==> flow/design.v <==
module fifo # (
	parameter DATA_WIDTH = 32,
	parameter DEPTH = 16,
	parameter LOG2DEPTH = 4
) (
	input clk,
	input reset_n,
	input i_flush,
	input [DATA_WIDTH-1:0] i_data,
	input i_write_enable,
	output o_full,
	output [DATA_WIDTH-1:0] o_data,
	input i_read_enable,
	output o_empty,
	output o_almost_empty
);
	reg [DATA_WIDTH-1:0] ram [0:DEPTH-1];
	reg [LOG2DEPTH-1:0] r_read_addr, r_write_addr;
	reg [LOG2DEPTH:0] r_count;
	wire w_enqueue, w_dequeue;
	assign w_dequeue = i_read_enable & !o_empty;
	assign w_enqueue = i_write_enable & (!o_full | i_read_enable);
	always @(posedge clk or negedge reset_n) begin
		if (!reset_n) begin
			r_write_addr <= 0;
		end else begin
			if (i_flush) begin
				r_write_addr <= 0;
			end else if (w_enqueue) begin
				if (r_write_addr == DEPTH-1) begin
					r_write_addr <= 0;
				end else begin
					r_write_addr <= r_write_addr + 1;
				end
			end
		end
	end
	integer  i;
	always @(posedge clk or negedge reset_n) begin
		if (!reset_n) begin
			for (i = 0; i < DEPTH; i = i + 1) begin
				ram[i] <= 0;
			end
		end else if (w_enqueue) begin
			ram[r_write_addr] <= i_data;
		end
	end
	always @(posedge clk or negedge reset_n) begin
		if (!reset_n) begin
			r_read_addr <= 0;
		end else begin
			if (i_flush) begin
				r_read_addr <= 0;
			end else if (w_dequeue) begin
				if (r_read_addr == DEPTH-1) begin
					r_read_addr <= 0;
				end else begin
					r_read_addr <= r_read_addr + 1;
				end
			end
		end
	end
	always @(posedge clk or negedge reset_n) begin
		if (!reset_n) begin
			r_count <= 0;
		end else begin
			if (i_flush) begin
				r_count <= 0;
			end else begin
				if (!o_full & i_write_enable & !w_dequeue) begin
					r_count <= r_count + 1;
				end else if (w_dequeue & !i_write_enable) begin
					r_count <= r_count - 1;
				end
			end
		end
	end
	assign o_full = (r_count == DEPTH);
	assign o_empty = (r_count == 0);
	assign o_almost_empty = (r_count <= 1);
	assign o_data = ~o_empty ? ram[r_read_addr] : 0;
endmodule
module command_control #(
	parameter RESET_CYCLES = 100
) (
	input wire clk,
	input wire reset_n,
	output wire [(32 - 1):0] o_addr,
	output wire [(32 - 1):0] o_write_data,
	output wire o_write_valid,
	input wire i_write_ready,
	input wire [(32 - 1):0] i_read_data,
	output wire o_read_req,
	input wire i_read_valid,
	input wire [((1 + 4 + 4 + 16) - 1):0] usb_flit_data,
	output wire [(8 - 1):0] o_response,
	input wire usb_rd_n,
	input wire usb_wr_n,
	input wire usb_ce_n,
	output wire usb_isout,
	output wire o_sw_reset_n
);
	wire w_parity;
	wire [4-1:0] w_flit_type;
	wire [4-1:0] w_flit_data_len;
	wire [16-1:0] w_flit_payload;
	assign {w_parity, w_flit_type, w_flit_data_len, w_flit_payload} = usb_flit_data;
	wire w_parity_error;
	assign w_parity_error = ^usb_flit_data != 0;
	reg [(32 - 1):0] r_addr;
	localparam STATE_W = 11;
	localparam STATE_WAIT_B = 0;
	localparam STATE_WAIT = 1 << STATE_WAIT_B;				 
	localparam STATE_READ_ADDR_B = 1;
	localparam STATE_READ_ADDR = 1 << STATE_READ_ADDR_B;	 
	localparam STATE_WAIT_READ_B = 2;
	localparam STATE_WAIT_READ = 1 << STATE_WAIT_READ_B;	 
	localparam STATE_SEND_READY_B = 3;
	localparam STATE_SEND_READY = 1 << STATE_SEND_READY_B;	 
	localparam STATE_SEND_DATA_B = 4;
	localparam STATE_SEND_DATA = 1 << STATE_SEND_DATA_B;	 
	localparam STATE_WRITE_ADDR_B = 5;
	localparam STATE_WRITE_ADDR = 1 << STATE_WRITE_ADDR_B;	 
	localparam STATE_WRITE_UPPER_B = 6;
	localparam STATE_WRITE_UPPER = 1 << STATE_WRITE_UPPER_B; 
	localparam STATE_WRITE_LOWER_B = 7;
	localparam STATE_WRITE_LOWER = 1 << STATE_WRITE_LOWER_B; 
	localparam STATE_SYNC_WRITE_B = 8;
	localparam STATE_SYNC_WRITE = 1 << STATE_SYNC_WRITE_B;	 
	localparam STATE_RESET_B = 9;
	localparam STATE_RESET = 1 << STATE_RESET_B;			 
	localparam STATE_RESPOND_B = 10;
	localparam STATE_RESPOND = 1 << STATE_RESPOND_B;		 
	reg [STATE_W-1:0] r_state;
	reg [(8 - 1):0] r_response;
	reg [16-1:0] r_recv_data_count;
	wire w_read_enable;
	wire w_write_enable;
	reg r_usb_ce_n;
	always @(posedge clk or negedge reset_n) begin
		if (!reset_n) begin
			r_usb_ce_n <= 1'b1;
		end else begin
			r_usb_ce_n <= usb_ce_n;
		end
	end
	assign w_read_enable = r_usb_ce_n == 1'b1 && usb_ce_n == 1'b0 && usb_rd_n == 1'b0;
	assign w_write_enable = r_usb_ce_n == 1'b1 && usb_ce_n == 1'b0 && usb_wr_n == 1'b0;
	reg [4-1:0] r_write_data_len;
	reg [(32 - 1):0] r_write_data;
	reg [16:0] r_write_data_count;
	wire w_write_buf_dequeue;
	reg r_write_buf_enqueue;
	wire w_write_buf_flush;
	wire w_write_buf_empty;
	wire [(32 - 1):0] w_write_buf_data;
	fifo write_buffer (
		.clk(clk),
		.reset_n(reset_n),
		.i_flush(w_write_buf_flush),
		.i_data(r_write_data),
		.i_write_enable(r_write_buf_enqueue),
		.o_full(),
		.o_data(w_write_buf_data),
		.i_read_enable(w_write_buf_dequeue),
		.o_empty(w_write_buf_empty),
		.o_almost_empty()
	);
	assign w_write_buf_dequeue = o_write_valid && i_write_ready;
	assign w_write_buf_flush = r_state[STATE_WAIT_B] && !w_write_buf_empty;
	reg [4-1:0] r_read_data_len;
	reg [16:0] r_read_data_count;
	reg r_read_buf_dequeue;
	wire w_read_buf_enqueue;
	wire w_read_buf_empty;
	wire [(32 - 1):0] w_read_buf_data;
	wire w_read_buf_flush;
	reg r_read_valid;  
	fifo read_buffer (
		.clk(clk),
		.reset_n(reset_n),
		.i_data(i_read_data),
		.i_write_enable(w_read_buf_enqueue),
		.i_flush(w_read_buf_flush),
		.o_full(),
		.o_data(w_read_buf_data),
		.i_read_enable(r_read_buf_dequeue),
		.o_empty(w_read_buf_empty),
		.o_almost_empty()
	);
	always @(posedge clk or negedge reset_n) begin
		if (!reset_n) begin
			r_read_valid <= 0;
		end else begin
			r_read_valid <= i_read_valid;
		end
	end
	assign w_read_buf_enqueue = r_state[STATE_WAIT_READ_B] && i_read_valid && r_read_data_count <= r_read_data_len;
	assign o_read_req = r_state[STATE_WAIT_READ_B] & !r_read_valid;
	assign w_read_buf_flush = r_state[STATE_WAIT_B] && !w_read_buf_empty;
	wire w_state_reset;
	assign w_state_reset = usb_flit_data[(1 + 4 + 4 + 16)-1:8] == 17'h0FF_FF && w_read_enable;
	localparam RESET_COUNT_W = $clog2(RESET_CYCLES);
	reg [RESET_COUNT_W-1:0] r_reset_count;
	always @(posedge clk or negedge reset_n) begin
		if (!reset_n) begin
			r_state <= STATE_WAIT;
			r_recv_data_count <= 0;
			r_write_data <= 0;
			r_read_data_len <= 0;
			r_write_data_len <= 0;
			r_addr <= 0;
			r_write_buf_enqueue <= 0;
			r_response <= 8'hff;
			r_reset_count <= 0;
		end else begin
			r_write_buf_enqueue <= 0;
			if (w_state_reset) begin
				r_state <= STATE_WAIT;
			end else begin
				case (r_state)
					STATE_WAIT: begin
						if (w_write_enable) begin
							if (w_parity_error) begin
								r_response <= 8'h01;
								r_state <= STATE_RESPOND;
							end else begin
								case (w_flit_type)
									4'h0: begin
										r_state <= STATE_READ_ADDR;
										r_read_data_len <= w_flit_data_len;
										r_addr <= {w_flit_payload, 16'h0000};
									end
									4'h2: begin
										r_state <= STATE_WRITE_ADDR;
										r_write_data_len <= w_flit_data_len;
										r_recv_data_count <= 0;
										r_addr <= {w_flit_payload, 16'h0000};
									end
									4'h6: begin
										r_state <= STATE_RESET;
										r_reset_count <= 0;
									end
									default: begin
										r_response <= 8'h02;
										r_state <= STATE_RESPOND;
									end
								endcase
							end
						end
					end
					STATE_READ_ADDR: begin
						if (w_write_enable) begin
							if (w_parity_error) begin
								r_response <= 8'h01;
								r_state <= STATE_RESPOND;
							end else if (w_flit_type == 4'h1) begin
								r_addr[(16 - 1):0] <= w_flit_payload;
								r_state <= STATE_WAIT_READ;
							end else begin
								r_response <= 8'h01;
								r_state <= STATE_RESPOND;
							end
						end
					end
					STATE_WRITE_ADDR: begin
						if (w_write_enable) begin
							if (w_parity_error) begin
								r_response <= 8'h01;
								r_state <= STATE_RESPOND;
							end else if (w_flit_type == 4'h3) begin
								r_addr[(16 - 1):0] <= w_flit_payload;
								r_state <= STATE_WRITE_UPPER;
							end else begin
								r_response <= 8'h02;
								r_state <= STATE_RESPOND;
							end
						end
					end
					STATE_WRITE_UPPER: begin
						if (w_write_enable) begin
							if (w_parity_error) begin
								r_response <= 8'h01;
								r_state <= STATE_RESPOND;
							end else if (w_flit_type == 4'h4) begin
								r_state <= STATE_WRITE_LOWER;
								r_write_data <= {w_flit_payload, 16'h0000};
							end else begin
								r_response <= 8'h02;
								r_state <= STATE_RESPOND;
							end
						end
					end
					STATE_WRITE_LOWER: begin
						if (w_write_enable) begin
							if (w_parity_error) begin
								r_response <= 8'h01;
								r_state <= STATE_RESPOND;
							end else if (w_flit_type == 4'h5) begin
								r_write_data[(16 - 1):0] <= w_flit_payload;
								r_write_buf_enqueue <= 1;
								if (r_recv_data_count == r_write_data_len) begin
									r_state <= STATE_SYNC_WRITE;
								end else begin
									r_recv_data_count <= r_recv_data_count + 1;
									r_state <= STATE_WRITE_UPPER;
								end
							end else begin
								r_response <= 8'h02;
								r_state <= STATE_RESPOND;
							end
						end
					end
					STATE_SYNC_WRITE: begin
						if (w_write_buf_empty && !r_write_buf_enqueue) begin
							r_response <= 8'h00;
							r_state <= STATE_RESPOND;
						end
					end
					STATE_WAIT_READ: begin
						if (r_read_data_count == r_read_data_len + 1) begin
							r_state <= STATE_SEND_READY;
						end
					end
					STATE_SEND_READY: begin
						if (w_read_enable) begin
							r_state <= STATE_SEND_DATA;
						end
					end
					STATE_SEND_DATA: begin
						if (w_read_buf_empty) begin
							r_response <= 8'h00;
							r_state <= STATE_RESPOND;
						end
					end
					STATE_RESET: begin
						if (r_reset_count == RESET_CYCLES) begin
							r_state <= STATE_RESPOND;
							r_response <= 8'h00;
						end else begin
							r_reset_count <= r_reset_count + 1;
						end
					end
					STATE_RESPOND: begin
						if (w_read_enable) begin
							r_state <= STATE_WAIT;
						end
					end
				endcase
			end
		end
	end
	always @(posedge clk or negedge reset_n) begin
		if (!reset_n) begin
			r_read_data_count <= 0;
		end else begin
			if (r_state[STATE_READ_ADDR_B]) begin
				r_read_data_count <= 0;
			end else if (r_state[STATE_WAIT_READ_B] && r_read_data_count <= r_read_data_len) begin
				if (i_read_valid) begin
					r_read_data_count <= r_read_data_count + 1;
				end
			end
		end
	end
	always @(posedge clk or negedge reset_n) begin
		if (!reset_n) begin
			r_write_data_count <= 0;
		end else begin
			if (r_state[STATE_WRITE_ADDR_B]) begin
				r_write_data_count <= 0;
			end else if (w_write_buf_dequeue) begin
				r_write_data_count <= r_write_data_count + 1;
			end
		end
	end
	reg [1:0] r_byte_count;
	always @(posedge clk or negedge reset_n) begin
		if (!reset_n) begin
			r_byte_count <= 0;
			r_read_buf_dequeue <= 0;
		end else begin
			r_read_buf_dequeue <= 0;
			if (r_state[STATE_SEND_DATA_B]) begin
				if (w_read_enable) begin
					if (r_byte_count == 3) begin
						r_byte_count <= 0;
						r_read_buf_dequeue <= 1;
					end else begin
						r_byte_count <= r_byte_count + 1;
					end
				end
			end
		end
	end
	reg [(8 - 1):0] r_response_out;
	reg [1:0] r_isout_pipe;
	always @(posedge clk or negedge reset_n) begin
		if (!reset_n) begin
			r_response_out <= 8'hff;
			r_isout_pipe <= 0;
		end else begin
			r_isout_pipe <= {r_isout_pipe[0], (usb_ce_n == 1'b0 && usb_rd_n == 1'b0)};
			if (w_read_enable) begin
				case (r_state)
					STATE_SEND_READY: begin
						r_response_out <= 8'h03;
					end
					STATE_SEND_DATA: begin
						r_response_out <= w_read_buf_data[r_byte_count * 8 +: 8];
					end
					STATE_RESPOND: begin
						r_response_out <= r_response;
					end
					default: begin
						r_response_out <= 8'hff;
					end
				endcase
			end
		end
	end
	assign o_response = r_response_out;
	assign usb_isout = r_isout_pipe[1];
	assign o_addr = (r_state[STATE_WAIT_READ_B]) ? r_addr + (r_read_data_count * 4) :
					(o_write_valid) ? r_addr + (r_write_data_count * 4) : 0;
	assign o_write_data = w_write_buf_data;
	assign o_write_valid = (r_state[STATE_WRITE_UPPER_B] || r_state[STATE_WRITE_LOWER_B] ||
							r_state[STATE_SYNC_WRITE_B]) && !w_write_buf_empty;
	assign o_sw_reset_n = r_state[STATE_RESET_B] ? 1'b0 : 1'b1;
endmodule
`timescale 1 ns / 1 ps
	module usb_interface_v1_0_M00_AXI #
	(
		parameter  C_M_START_DATA_VALUE	= 32'h00000000,
		parameter  C_M_TARGET_SLAVE_BASE_ADDR	= 32'h00000000,
		parameter integer C_M_AXI_ADDR_WIDTH	= 32,
		parameter integer C_M_AXI_DATA_WIDTH	= 32,
		parameter integer C_M_TRANSACTIONS_NUM	= 4
	)
	(
		input wire [(32 - 1):0] i_addr,
		input wire [(32 - 1):0] i_write_data,
		input wire i_write_valid,
		output wire o_write_ready,
		output wire [(32 - 1):0] o_read_data,
		input wire i_read_req,
		output wire o_read_data_valid,
		input wire  M_AXI_ACLK,
		input wire  M_AXI_ARESETN,
		output wire [C_M_AXI_ADDR_WIDTH-1 : 0] M_AXI_AWADDR,
		output wire [2 : 0] M_AXI_AWPROT,
		output wire  M_AXI_AWVALID,
		input wire  M_AXI_AWREADY,
		output wire [C_M_AXI_DATA_WIDTH-1 : 0] M_AXI_WDATA,
		output wire [C_M_AXI_DATA_WIDTH/8-1 : 0] M_AXI_WSTRB,
		output wire  M_AXI_WVALID,
		input wire  M_AXI_WREADY,
		input wire [1 : 0] M_AXI_BRESP,
		input wire  M_AXI_BVALID,
		output wire  M_AXI_BREADY,
		output wire [C_M_AXI_ADDR_WIDTH-1 : 0] M_AXI_ARADDR,
		output wire [2 : 0] M_AXI_ARPROT,
		output wire  M_AXI_ARVALID,
		input wire  M_AXI_ARREADY,
		input wire [C_M_AXI_DATA_WIDTH-1 : 0] M_AXI_RDATA,
		input wire [1 : 0] M_AXI_RRESP,
		input wire  M_AXI_RVALID,
		output wire  M_AXI_RREADY
	);
	reg r_axi_awvalid, r_axi_wvalid, r_axi_bready;
	reg r_axi_arvalid, r_axi_rready;
	reg [C_M_AXI_ADDR_WIDTH-1 : 0] 	r_axi_awaddr;
	reg [C_M_AXI_DATA_WIDTH-1 : 0] 	r_axi_wdata;
	reg [C_M_AXI_ADDR_WIDTH-1 : 0] 	r_axi_araddr;
	reg [C_M_AXI_DATA_WIDTH-1 : 0] r_read_data;
	reg r_rvalid;
	reg r_read_req, r_read_req_delayed;
	reg r_write_valid, r_write_valid_delayed;
	reg r_axi_awready, r_axi_wready;
	wire w_raise_read_req;
	wire w_raise_write_valid;
	assign w_raise_read_req = r_read_req && ~r_read_req_delayed;
	assign w_raise_write_valid = r_write_valid && ~r_write_valid_delayed;
	assign M_AXI_AWADDR	= C_M_TARGET_SLAVE_BASE_ADDR + r_axi_awaddr;
	assign M_AXI_WDATA	= r_axi_wdata;
	assign M_AXI_AWPROT	= 3'b000;
	assign M_AXI_AWVALID	= r_axi_awvalid;
	assign M_AXI_WVALID	= r_axi_wvalid;
	assign M_AXI_WSTRB	= 4'b1111;
	assign M_AXI_BREADY	= r_axi_bready;
	assign M_AXI_ARADDR	= C_M_TARGET_SLAVE_BASE_ADDR + r_axi_araddr;
	assign M_AXI_ARVALID	= r_axi_arvalid;
	assign M_AXI_ARPROT	= 3'b001;
	assign M_AXI_RREADY = i_read_req;
	assign o_write_ready = r_axi_awready && r_axi_wready;
	assign o_read_data_valid = r_rvalid;
	assign o_read_data = r_read_data;
	always @(posedge M_AXI_ACLK) begin
		if (M_AXI_ARESETN == 0) begin
			r_read_req <= 0;
			r_read_req_delayed <= 0;
			r_write_valid <= 0;
			r_write_valid_delayed <= 0;
		end else begin
			r_read_req <= i_read_req;
			r_read_req_delayed <= r_read_req;
			r_write_valid <= i_write_valid;
			r_write_valid_delayed <= r_write_valid;
		end
	end
	always @(posedge M_AXI_ACLK) begin
		if (M_AXI_ARESETN == 0) begin
			r_axi_awvalid <= 1'b0;
		end else begin
			if (w_raise_write_valid) begin
				r_axi_awvalid <= 1'b1;
			end else if (M_AXI_AWREADY && r_axi_awvalid) begin
				r_axi_awvalid <= 1'b0;
			end
		end
	end
	always @(posedge M_AXI_ACLK) begin
		if (M_AXI_ARESETN == 0) begin
			r_axi_wvalid <= 1'b0;
		end else if (w_raise_write_valid) begin
			r_axi_wvalid <= 1'b1;
 		end else if (M_AXI_WREADY && r_axi_wvalid) begin
			r_axi_wvalid <= 1'b0;
		end
	end
	always @(posedge M_AXI_ACLK) begin
		if (M_AXI_ARESETN == 0) begin
			r_axi_awready <= 1'b0;
			r_axi_wready <= 1'b0;
		end else begin
			if (r_axi_awready && r_axi_wready) begin
				r_axi_awready <= 1'b0;
				r_axi_wready <= 1'b0;
			end else begin
				if (M_AXI_AWREADY) begin
					r_axi_awready <= 1'b1;
				end
				if (M_AXI_WREADY) begin
					r_axi_wready <= 1'b1;
				end
			end
		end
	end
	always @(posedge M_AXI_ACLK) begin
		if (M_AXI_ARESETN == 0) begin
			r_axi_bready <= 1'b0;
		end else if (M_AXI_BVALID && ~r_axi_bready) begin
			r_axi_bready <= 1'b1;
		end else if (r_axi_bready) begin
			r_axi_bready <= 1'b0;
		end
	end
	always @(posedge M_AXI_ACLK) begin
		if (M_AXI_ARESETN == 0) begin
			r_axi_arvalid <= 1'b0;
		end else if (w_raise_read_req) begin
			r_axi_arvalid <= 1'b1;
		end	else if (M_AXI_ARREADY && r_axi_arvalid) begin
				r_axi_arvalid <= 1'b0;
		end
	end
	always @(posedge M_AXI_ACLK) begin
		if (M_AXI_ARESETN == 0) begin
			r_read_data <= 0;
			r_rvalid <= 0;
		end else begin
			r_rvalid <= M_AXI_RVALID;
			if (M_AXI_RVALID) begin
				r_read_data <= M_AXI_RDATA;
			end
		end
	end
	always @(posedge M_AXI_ACLK) begin
		if (M_AXI_ARESETN == 0) begin
			r_axi_awaddr <= 0;
		end else if (w_raise_write_valid) begin
			r_axi_awaddr <= i_addr;
		end
	end
	always @(posedge M_AXI_ACLK) begin
		if (M_AXI_ARESETN == 0) begin
			r_axi_wdata <= C_M_START_DATA_VALUE;
		end else if (w_raise_write_valid) begin
			r_axi_wdata <= i_write_data;
		end
	end
	always @(posedge M_AXI_ACLK) begin
		if (M_AXI_ARESETN == 0) begin
			r_axi_araddr <= 0;
		end else if (w_raise_read_req) begin
			r_axi_araddr <= i_addr;
		end
	end
endmodule
`timescale 1 ns / 1 ps
module usb_interface_v1_0 #
(
	parameter RESET_CYCLES = 100,
	parameter  C_M00_AXI_START_DATA_VALUE	= 32'h00000000,
	parameter  C_M00_AXI_TARGET_SLAVE_BASE_ADDR	= 32'h00000000,
	parameter integer C_M00_AXI_ADDR_WIDTH	= 32,
	parameter integer C_M00_AXI_DATA_WIDTH	= 32,
	parameter integer C_M00_AXI_TRANSACTIONS_NUM	= 4
) (
	input wire [(8 - 1):0] usb_data_in,
	output wire [(8 - 1):0] usb_data_out,
	output wire usb_data_oe,
	input wire [(1 + 4 + 4 + 16)-8-1:0] usb_addr,
	input wire usb_rd_n,
	input wire usb_wr_n,
	input wire usb_ce_n,
	output wire sw_reset_n,
	input wire  m00_axi_aclk,
	input wire  m00_axi_aresetn,
	output wire [C_M00_AXI_ADDR_WIDTH-1 : 0] m00_axi_awaddr,
	output wire [2 : 0] m00_axi_awprot,
	output wire  m00_axi_awvalid,
	input wire  m00_axi_awready,
	output wire [C_M00_AXI_DATA_WIDTH-1 : 0] m00_axi_wdata,
	output wire [C_M00_AXI_DATA_WIDTH/8-1 : 0] m00_axi_wstrb,
	output wire  m00_axi_wvalid,
	input wire  m00_axi_wready,
	input wire [1 : 0] m00_axi_bresp,
	input wire  m00_axi_bvalid,
	output wire  m00_axi_bready,
	output wire [C_M00_AXI_ADDR_WIDTH-1 : 0] m00_axi_araddr,
	output wire [2 : 0] m00_axi_arprot,
	output wire  m00_axi_arvalid,
	input wire  m00_axi_arready,
	input wire [C_M00_AXI_DATA_WIDTH-1 : 0] m00_axi_rdata,
	input wire [1 : 0] m00_axi_rresp,
	input wire  m00_axi_rvalid,
	output wire  m00_axi_rready
);
	wire [(32 - 1):0] w_addr_from_usb;
	wire [(32 - 1):0] w_usb_write_data;
	wire w_usb_write_valid;
	wire w_usb_write_ready;
	wire [(32 - 1):0] w_usb_read_data;
	wire w_usb_read_req;
	wire w_usb_read_valid;
	wire w_is_output;
	wire [(8 - 1):0] w_usb_in_data;
	wire [(8 - 1):0] w_usb_out_data;
	usb_interface_v1_0_M00_AXI # (
		.C_M_START_DATA_VALUE(C_M00_AXI_START_DATA_VALUE),
		.C_M_TARGET_SLAVE_BASE_ADDR(C_M00_AXI_TARGET_SLAVE_BASE_ADDR),
		.C_M_AXI_ADDR_WIDTH(C_M00_AXI_ADDR_WIDTH),
		.C_M_AXI_DATA_WIDTH(C_M00_AXI_DATA_WIDTH),
		.C_M_TRANSACTIONS_NUM(C_M00_AXI_TRANSACTIONS_NUM)
	) usb_interface_v1_0_M00_AXI_inst (
		.i_addr(w_addr_from_usb),
		.i_write_data(w_usb_write_data),
		.i_write_valid(w_usb_write_valid),
		.o_write_ready(w_usb_write_ready),
		.o_read_data(w_usb_read_data),
		.i_read_req(w_usb_read_req),
		.o_read_data_valid(w_usb_read_valid),
		.M_AXI_ACLK(m00_axi_aclk),
		.M_AXI_ARESETN(m00_axi_aresetn),
		.M_AXI_AWADDR(m00_axi_awaddr),
		.M_AXI_AWPROT(m00_axi_awprot),
		.M_AXI_AWVALID(m00_axi_awvalid),
		.M_AXI_AWREADY(m00_axi_awready),
		.M_AXI_WDATA(m00_axi_wdata),
		.M_AXI_WSTRB(m00_axi_wstrb),
		.M_AXI_WVALID(m00_axi_wvalid),
		.M_AXI_WREADY(m00_axi_wready),
		.M_AXI_BRESP(m00_axi_bresp),
		.M_AXI_BVALID(m00_axi_bvalid),
		.M_AXI_BREADY(m00_axi_bready),
		.M_AXI_ARADDR(m00_axi_araddr),
		.M_AXI_ARPROT(m00_axi_arprot),
		.M_AXI_ARVALID(m00_axi_arvalid),
		.M_AXI_ARREADY(m00_axi_arready),
		.M_AXI_RDATA(m00_axi_rdata),
		.M_AXI_RRESP(m00_axi_rresp),
		.M_AXI_RVALID(m00_axi_rvalid),
		.M_AXI_RREADY(m00_axi_rready)
	);
	assign w_usb_in_data = usb_data_in;
	assign usb_data_out = w_usb_out_data;
	assign usb_data_oe = w_is_output;
	command_control #(
		.RESET_CYCLES(RESET_CYCLES)
	) command_control_inst (
		.clk(m00_axi_aclk),
		.reset_n(m00_axi_aresetn),
		.o_addr(w_addr_from_usb),
		.o_write_data(w_usb_write_data),
		.o_write_valid(w_usb_write_valid),
		.i_write_ready(w_usb_write_ready),
		.i_read_data(w_usb_read_data),
		.o_read_req(w_usb_read_req),
		.i_read_valid(w_usb_read_valid),
		.o_sw_reset_n(sw_reset_n),
		.o_response(w_usb_out_data),
		.usb_rd_n(usb_rd_n),
		.usb_wr_n(usb_wr_n),
		.usb_ce_n(usb_ce_n),
		.usb_flit_data({usb_addr, w_usb_in_data}),
		.usb_isout(w_is_output)
	);
endmodule
# Step by step through the tools: usb_interface_v1_0
# What the tools print for usb_interface_v1_0, step after step.
# Lines are those of the file above, counted from 1.
# Operators carry their Yosys type and port widths (W data, S select, Z words).
# Library cell names are shortened.
# The mark n/a stands for no value.
# setup
design,usb_interface_v1_0
clock,m00_axi_aclk
cell_library,sky130hd
corner,tt_025C_1v80

# After elaboration
# Yosys after proc, flatten, opt, wreduce and memory -nomap, before mapping. Print and check cells are not counted. Equal cells are merged and count once.
# word_totals
ff_bits,1353
latchBits,0
ramBits,0
rom_bits,0
clocked_rd_ports_x_width,0
memories,0
input_bits,71
output_inout_bits,121
wordCells,459
# classes
n_addsub,16
n_mul,0
div,0
n_cmp,1
n_eq,122
shift,1
muxes,120
n_logic,22
n_reduce_logical,105
# op_table
operator,n
$pmux W32 S16,2
$mux W16,22
$mux W11,21
$mux W8,18
$eq A4 B4 Y1 const B,32
$mux W32,4
$pmux W11 S11,1
$mux W17,5
$eq A4 B3 Y1 const B,19
$reduce_and A2 Y1,34
$add A32 B19 Y32,2
$pmux W8 S8,1
$pmux W16 S2,2
$pmux W16 S3,1
$mux W4,12
$eq A4 B2 Y1 const B,10
$add A17 B1 Y17 const B,2
$pmux W11 S3,1
$eq A17 B32 Y1,1
$shiftx A32 B6 Y8,1
$reduce_bool A32 Y1,1
$ne A3 B1 Y1 const B,10
$mux W5,6
$mux W7,4
$reduce_bool A2 Y1,13
$reduce_xor A25 Y1,1
$ne A2 B1 Y1 const B,12
$pmux W8 S3,1
# Other operator kinds: 51; their cells: 148.

# Depth
# Depth = most cells in a row (Yosys ltp): at word level without a register or memory, in the mapped netlist without a sequential cell, where the memories' decode and read muxes count.
# depth
word_depth,9
ABC_AREA,0
ltp_mapped,15
ltp_nobuf,14

# After synthesis
# The flow's flattened synthesis, as Yosys stat reports it; memories are mapped. The netlist is that of the ABC_AREA named above (0 if unset); the other value can give another one.
# synth_totals
stdcells,5125
mapped_area_um2,61739.2
seq_area_um2,33053.0
ffs,1348
# types
cell_type,n,area_total_um2
dfrtp_1,1196,2.99E+04
mux2_2,1073,1.21E+04
dfxtp_1,139,2.78E+03
a22oi_1,254,1.91E+03
clkbuf_1,301,1.13E+03
ha_1,81,1.01E+03
a21oi_1,177,885.85
nand2_1,231,867.082
a22o_1,90,788.256
nor2_1,204,765.734
nand3_1,135,675.648
mux2i_1,63,630.605
o21ai_0,123,615.59
a221oi_1,67,586.813
nand4_1,93,581.808
xnor2_1,55,481.712
and3_1,61,381.616
o221ai_1,40,350.336
# Other cell types: 74; their cells: 742.
# The figures by module come from a second, unflattened synthesis with its own total; it is not the netlist above.
# unflattened
hier_cells,5322
area_unflattened_um2,64156.5
# Rows give one instance, submodules left out.
# by_module
mod,n_inst,n_cells,mod_area_um2,seq_area_um2
fifo,2,1843,24209.5,13137.6
command_control (RESET_CYCLES=100),1,1105,10405.0,3995.1
usb_interface_v1_0_M00_AXI,1,531,5332.6,2782.7
usb_interface_v1_0,1,0,0.0,0.0

# Timing after synthesis
# Source: OpenSTA report_checks on the synthesized netlist (no wires, ideal clock, input and output delay 20% of the period each), path of least setup slack; recovery checks are left aside. Register names are those of the netlist, which keeps one name where synthesis merged equal registers.
# synth_timing
path_kind,input -> register
from,input port usb_addr[12]
to,register command_control_inst.r_recv_data_count[13]
tclk_ns,10.0
input_delay_ns,2.000
setup_time_ns,0.065
t_arrival_ns,4.573
t_required_ns,9.935
path_slack_ns,5.362
path_delay_ns,2.638
stages,10
path_buffers,0
synth_period_reached_ns,4.638
# "path_delay_ns" is the arrival time less input delay plus setup time.
# "stages": output pins that drive a net of the path, with the launching flip-flop's if there is one; two outputs of one cell count as two.
# "synth_period_reached_ns" is the clock period less the worst setup slack; recovery checks do not enter. This is arithmetic on one report: input and output delays are still those of the set period (20% each).
# Between the ends stands the longest chain of elaborated cells between them, by number of cells; it is not shown to be the way that was timed. Of several equally long chains one is given.
# A line is the first line of the expression or statement that the cell stems from. Yosys adds cells for indexed reads and writes and turns some case tables into memories.
# A register here has more assigning lines than the two given.
# synth_via
cell_sequence,inv_1 > ha_1 > xnor2_1 > xnor2_1 > xnor3_1 > xnor2_1 > a41oi_1 > or4_1 > or3_1 > nand2_1
elab_chain_len,5
cone_cells,19
classes_between,eq/ne: 7; mux: 7; logic: 1; reduce/logical: 4
# synth_lines
item,line,rtl
"start, declared",613,"input wire [(1 + 4 + 4 + 16)-8-1:0] usb_addr,"
$eq A4 B3 Y1,299,end else if (w_flit_type == 4'h5) begin
$mux W16,299,
$mux W16,296,if (w_parity_error) begin
$mux W16,295,if (w_write_enable) begin
$pmux W16 S2,221,case (r_state)
"end, assigned",208,r_recv_data_count <= 0;
"end, assigned",305,r_recv_data_count <= r_recv_data_count + 1;
"end, declared",136,reg [16-1:0] r_recv_data_count;

# Worst path after layout
# From the final timing report of entry A: the path of least setup slack in the routed layout; clock arrival at registers is part of the times.
# layout_timing
path_kind,register -> register
from,register command_control_inst.read_buffer.r_read_addr[1]
to,register command_control_inst.r_response_out[4]
tclk_ns,5.49
setup_time_ns,0.07
t_arrival_ns,4.92
t_required_ns,6.19
path_slack_ns,1.27
stages,12
path_buffers,1
# Between the ends stands the longest chain of elaborated cells between them, by number of cells; it is not shown to be the way that was timed. Of several equally long chains one is given.
# A register here has more assigning lines than the two given.
# layout_via
cell_sequence,dfrtp_1 > inv_1 > ha_1 > and3_1 > buf_4 > a22o_1 > a221oi_1 > nand3_1 > nor4_1 > o32ai_1 > o211a_1 > o22a_1
elab_chain_len,5
cone_cells,20
classes_between,eq/ne: 15; shift: 1; mux: 3; reduce/logical: 1
# layout_lines
item,line,rtl
"start, declared",18,"reg [LOG2DEPTH-1:0] r_read_addr, r_write_addr;"
"start, assigned",50,r_read_addr <= 0;
"start, assigned",58,r_read_addr <= r_read_addr + 1;
$eq A4 B4 Y1,81,assign o_data = ~o_empty ? ram[r_read_addr] : 0;
$pmux W32 S16,81,
$mux W32,81,
$shiftx A32 B6 Y8,410,r_response_out <= w_read_buf_data[r_byte_count * 8 +: 8];
$pmux W8 S3,405,case (r_state)
"end, assigned",410,
"end, assigned",413,r_response_out <= r_response;
"end, declared",396,reg [(8 - 1):0] r_response_out;

# Below are 3 stored runs of the flow (Yosys, OpenROAD; platform sky130hd) on usb_interface_v1_0, each with its settings and what was measured, unordered. Constraints: input delay and output delay 20% of the set period each, output load 0.01 pF.
# "achieved_clock_period_ns" = clock period - worst setup slack. The figure is calculated, with input and output delays left at 20% of the set period.
# "worst_path_ns": the worst setup path's part of the clock period (all of it between registers, 20% less for each end at a port) less its slack. A launch clock that arrives late makes it longer, a capture clock that arrives late makes it shorter.
# By "power_mw" is meant OpenSTA's value without simulated activity: inputs other than the clock are taken to toggle once in ten clock periods, and the tool carries that through the logic.
# Settings: n/a = not set for that run.
run,CORE_UTILIZATION,PLACE_DENSITY,SETUP_SLACK_MARGIN,period_ns,CAP_MARGIN,CORE_MARGIN,SLEW_MARGIN,CELL_PAD_IN_SITES_DETAIL_PLACEMENT,CELL_PAD_IN_SITES_GLOBAL_PLACEMENT,CTS_CLUSTER_SIZE,GPL_ROUTABILITY_DRIVEN,MAX_ROUTING_LAYER,PLACE_DENSITY_LB_ADDON,TNS_END_PERCENT,CORE_ASPECT_RATIO,layout_utilization_frac,synthArea_um2,worst_path_ns,worst_path_kind,achieved_clock_period_ns,final_setup_tns_ns,fin_ws_ns,die_footprint_um2,power_mw,finish.stdcell_area_um2
entry A,40,0.6,1.21,5.49,20,2,20,n/a,n/a,n/a,n/a,n/a,n/a,n/a,n/a,0.463,61739.2,4.22,register -> register,4.220,0.000,1.270,157506.0,24.399,71099.4
entry B,32,n/a,n/a,3.26,20,9,20,0,0,53,1,met5,0.03,65,n/a,0.395,61739.2,3.18,register -> register,3.179,0.000,0.081,209073.0,42.749,75479.9
entry C,40,n/a,n/a,10.0,20,2,20,n/a,1,n/a,0,n/a,n/a,n/a,0.9,0.463,61739.2,4.31,input -> register,6.306,0.000,3.694,157510.0,13.498,70757.9
